==> flow/design.v <==
module Cfu (
    input               cmd_valid,
    output              cmd_ready,
    input      [9:0]    cmd_payload_function_id,
    input      [31:0]   cmd_payload_inputs_0,
    input      [31:0]   cmd_payload_inputs_1,
    output reg          rsp_valid,
    input               rsp_ready,
    output reg [31:0]   rsp_payload_outputs_0,
    input               reset,
    input               clk
);
    wire signed [15:0] prod_0, prod_1, prod_2, prod_3;
    assign prod_0 = ($signed(cmd_payload_inputs_0[7:0])) * $signed(cmd_payload_inputs_1[7:0]);
    assign prod_1 = ($signed(cmd_payload_inputs_0[15:8])) * $signed(cmd_payload_inputs_1[15:8]);
    assign prod_2 = ($signed(cmd_payload_inputs_0[23:16])) * $signed(cmd_payload_inputs_1[23:16]);
    assign prod_3 = ($signed(cmd_payload_inputs_0[31:24])) * $signed(cmd_payload_inputs_1[31:24]);
    wire signed [31:0] sum_prods;
    assign sum_prods = prod_0 + prod_1 + prod_2 + prod_3;
    assign cmd_ready = ~rsp_valid;   
    always @(posedge clk) begin
        if (reset) begin
            rsp_payload_outputs_0 <= 32'b0;
            rsp_valid <= 1'b0;
        end else if (rsp_valid) begin
                rsp_valid <= ~rsp_ready;
            end else if (cmd_valid) begin
                    rsp_valid <= 1'b1;
                    rsp_payload_outputs_0 <= |cmd_payload_function_id[9:3]
                        ? 32'b0
                        : rsp_payload_outputs_0 + sum_prods;
                end
            end
endmodule
# Tool chain data of Cfu
# Tool output for the design above, in the order of the flow.
# Lines are those of the file above, counted from 1.
# Cell names lack the library's common part.
# Not given: -
# setup
top_module,Cfu
clk_port,clk
lib,sky130hd
pvt_corner,tt_025C_1v80

# Elaborated design
# Counts by Yosys on the flattened word-level netlist (proc, flatten, opt, wreduce; memories kept). Register bits leave out memories and registers merged into their read ports (data or address); mux counts leave out enables and synchronous resets folded into registers. Print and check cells are left out. Cells with the same type and inputs are merged into one.
# op_classes
n_mul,4
muxes,3
n_reduce_logical,2
shift,0
n_div,0
compare,0
logic,2
n_eq,0
addsub,4
# ops
operator,count
8-bit by 8-bit multiplier with 16-bit output,4
32-bit adder,1
32-bit two-way mux,1
18-bit by 16-bit adder with 19-bit output,1
17-bit by 16-bit adder with 18-bit output,1
16-bit by 16-bit adder with 17-bit output,1
7-bit OR reduction,1
1-bit NOT,2
2-bit AND reduction,1
1-bit two-way mux,2
# word_totals
mem_count,0
elab_cells,17
ramBits,0
in_bits,78
latchBits,0
clocked_rd_ports_x_width,0
register_bits,33
output_inout_bits,34
rom_bits,0

# Depth
# Depth = most cells in a row (Yosys ltp): at word level without a register or memory, in the mapped netlist without a sequential cell, where the memories' decode and read muxes count.
# depth
word_depth,6
abc_area,0
mapped_depth,37
ltp_nobuf,37

# After synthesis
# Source: synth_stat.txt of the flow (Yosys; design flattened, memories mapped). It holds for the ABC_AREA given above (unset counts as 0); a run with the other value may have another netlist.
# mapped
yosys_area_um2,13795.7
mapped_cells,1481
seq_area_um2,660.6
ffs,33
# by_type
cell_type,count,area_total_um2
fa_1,327,6.55E+03
ha_1,133,1.66E+03
inv_1,389,1460.15
and2_1,139,869.584
dfxtp_1,33,660.634
nand2_1,132,495.475
xnor2_1,25,218.96
a21oi_1,42,210.202
nor2_1,44,165.158
a21o_1,20,150.144
xor2_1,15,131.376
a22oi_1,15,112.608
nand2b_1,17,106.352
o21ai_0,21,105.101
nor2b_1,14,87.584
o21a_1,7,52.55
and3_1,8,50.048
o211ai_1,6,45.043
# Other cell types: 40; their cells: 94.

# Timing after synthesis
# Source: OpenSTA report_checks on the synthesized netlist (no wires, ideal clock, input and output delay 20% of the period each), path of least setup slack; recovery checks are left aside. Register names are those of the netlist, which keeps one name where synthesis merged equal registers.
# synth_path
path_kind,in2reg
startpoint,in cmd_payload_inputs_1[8]
endpoint,reg rsp_payload_outputs_0[31]
t_first_pin_ns,2.400
n_path_buf,0
path_delay_ns,8.336
path_stages,30
setup_time_ns,0.120
input_delay_ns,2.400
tclk_ns,12.0
arrival_ns,10.616
path_slack_ns,1.264
period_less_setup_slack_ns,10.736
# "path_delay_ns" is the arrival time less input delay plus setup time.
# "path_stages": output pins that drive a net of the path, with the launching flip-flop's if there is one; two outputs of one cell count as two.
# "period_less_setup_slack_ns" is the clock period less the worst setup slack; recovery checks do not enter. This is arithmetic on one report: input and output delays are still those of the set period (20% each).
# The rows between start and end are the longest chain of elaborated cells between them; the timing report does not say that the signal goes this way. Where chains are equally long, one stands for them.
# Each line given opens the expression or statement behind the cell; cells for indexed reads and writes are added by Yosys, which also makes memories of some case tables.
# synth_between
path_cell_list,and2_1 inv_1 fa_1 fa_1 inv_1 fa_1 fa_1 fa_1 fa_1 fa_1 inv_1 fa_1 inv_1 ha_1 nor3_1 or3_1 o211ai_2 a311o_1 a21oi_2 xnor2_1 ha_1 a21o_1 a211o_1 o22ai_1 inv_1 nand3_1 a21oi_1 or3_1 and3_1 a211o_1
elab_chain_cells,6
cone_cells,6
# synth_lines
element,line_no,text
"start, declared",6,"input      [31:0]   cmd_payload_inputs_1,"
8-bit by 8-bit multiplier with 16-bit output,15,assign prod_1 = ($signed(cmd_payload_inputs_0[15:8])) * $signed(cmd_payload_inputs_1[15:8]);
16-bit by 16-bit adder with 17-bit output,19,assign sum_prods = prod_0 + prod_1 + prod_2 + prod_3;
17-bit by 16-bit adder with 18-bit output,19,
18-bit by 16-bit adder with 19-bit output,19,
32-bit adder,31,: rsp_payload_outputs_0 + sum_prods;
32-bit two-way mux,29,rsp_payload_outputs_0 <= |cmd_payload_function_id[9:3]
"end, assigned",23,rsp_payload_outputs_0 <= 32'b0;
"end, assigned",29,
"end, declared",9,"output reg [31:0]   rsp_payload_outputs_0,"

# Worst path after layout
# Path of least setup slack in the final report of run 2 (OpenROAD, finished layout, wires in). Where an end is a register, its clock arrival counts in the times.
# layout_path
path_kind,in2reg
startpoint,in cmd_payload_inputs_1[24]
endpoint,reg rsp_payload_outputs_0[30]
path_slack_ns,0.60
tclk_ns,12.0
setup_time_ns,0.09
t_first_pin_ns,2.40
arrival_ns,11.59
path_stages,30
input_delay_ns,2.40
n_path_buf,1
# The rows between start and end are the longest chain of elaborated cells between them; the timing report does not say that the signal goes this way. Where chains are equally long, one stands for them.
# layout_between
path_cell_list,clkdlybuf4s50_1 nand2_1 fa_1 fa_1 fa_1 fa_1 inv_1 fa_1 fa_1 fa_1 fa_1 ha_1 nor2b_1 o21ai_0 a21boi_0 o21ai_1 a21oi_2 o2111ai_1 a31oi_2 xor2_1 ha_1 and3_1 and3_1 nand2_1 o211a_1 a211o_1 a21oi_1 o211ai_1 and3b_1 o31ai_1
elab_chain_cells,4
cone_cells,4
# layout_lines
element,line_no,text
"start, declared",6,"input      [31:0]   cmd_payload_inputs_1,"
8-bit by 8-bit multiplier with 16-bit output,17,assign prod_3 = ($signed(cmd_payload_inputs_0[31:24])) * $signed(cmd_payload_inputs_1[31:24]);
18-bit by 16-bit adder with 19-bit output,19,assign sum_prods = prod_0 + prod_1 + prod_2 + prod_3;
32-bit adder,31,: rsp_payload_outputs_0 + sum_prods;
32-bit two-way mux,29,rsp_payload_outputs_0 <= |cmd_payload_function_id[9:3]
"end, assigned",23,rsp_payload_outputs_0 <= 32'b0;
"end, assigned",29,
"end, declared",9,"output reg [31:0]   rsp_payload_outputs_0,"

# Design Cfu on sky130hd. What follows are 5 stored runs of the flow, each under its own settings; their order means nothing. The constraints put input and output delay at 20% of the set period each and load the outputs with 0.01 pF.
# "achievedPeriod_ns" = clock period - worst setup slack. The figure is calculated, with input and output delays left at 20% of the set period.
# "critical_path_time_ns": the worst setup path's part of the clock period (all of it between registers, 20% less for each end at a port) less its slack. A launch clock that arrives late makes it longer, a capture clock that arrives late makes it shorter.
# A setting shown as . is not set for that run.
# Among the results, . means that no value is shown for the run.
setting or result,run 1,run 2,run 3,run 4,run 5
CELL_PAD_IN_SITES_DETAIL_PLACEMENT,2,.,.,0,.
CORE_UTILIZATION,58,40,41,41,40
GPL_TIMING_DRIVEN,0,.,.,.,.
HOLD_SLACK_MARGIN,0.23,.,.,.,.
MAX_ROUTING_LAYER,met5,.,.,.,.
period_ns,12.0,12.0,11.6,8.29,14.3
CAP_MARGIN,20,20,20,30,20
CORE_MARGIN,2,2,2,2,4
SLEW_MARGIN,20,20,20,20,0
CELL_PAD_IN_SITES_GLOBAL_PLACEMENT,.,.,.,1,.
CTS_CLUSTER_DIAMETER,.,.,.,231,345
PLACE_DENSITY,.,.,.,0.43,.
ABC_AREA,.,.,.,.,1
CTS_CLUSTER_SIZE,.,.,.,.,84
GPL_ROUTABILITY_DRIVEN,.,.,.,.,1
MIN_ROUTING_LAYER,.,.,.,.,met1
PLACE_DENSITY_LB_ADDON,.,.,.,.,0.04
ys_area_um2,.,13795.7,13795.7,13795.7,14960.6
final_cell_area_um2,.,15640.0,15772.6,18879.4,16505.8
dieArea_um2,.,35991.8,35131.9,35131.9,40559.9
achievedPeriod_ns,.,11.401,11.205,9.620,11.570
timing.hold.ws_ns,.,0.479,0.473,0.484,0.484
tns_ns,.,0.000,0.000,-19.424,0.000
ws_setup_ns,.,0.599,0.395,-1.330,2.730
utilization_pct,.,45.6,47.3,56.6,44.9
critical_path_time_ns,.,9.00,8.88,7.96,8.71
worst_path_kind,.,in2reg,in2reg,in2reg,in2reg
# Run 1: did not finish, placement stopped with DPL-0033
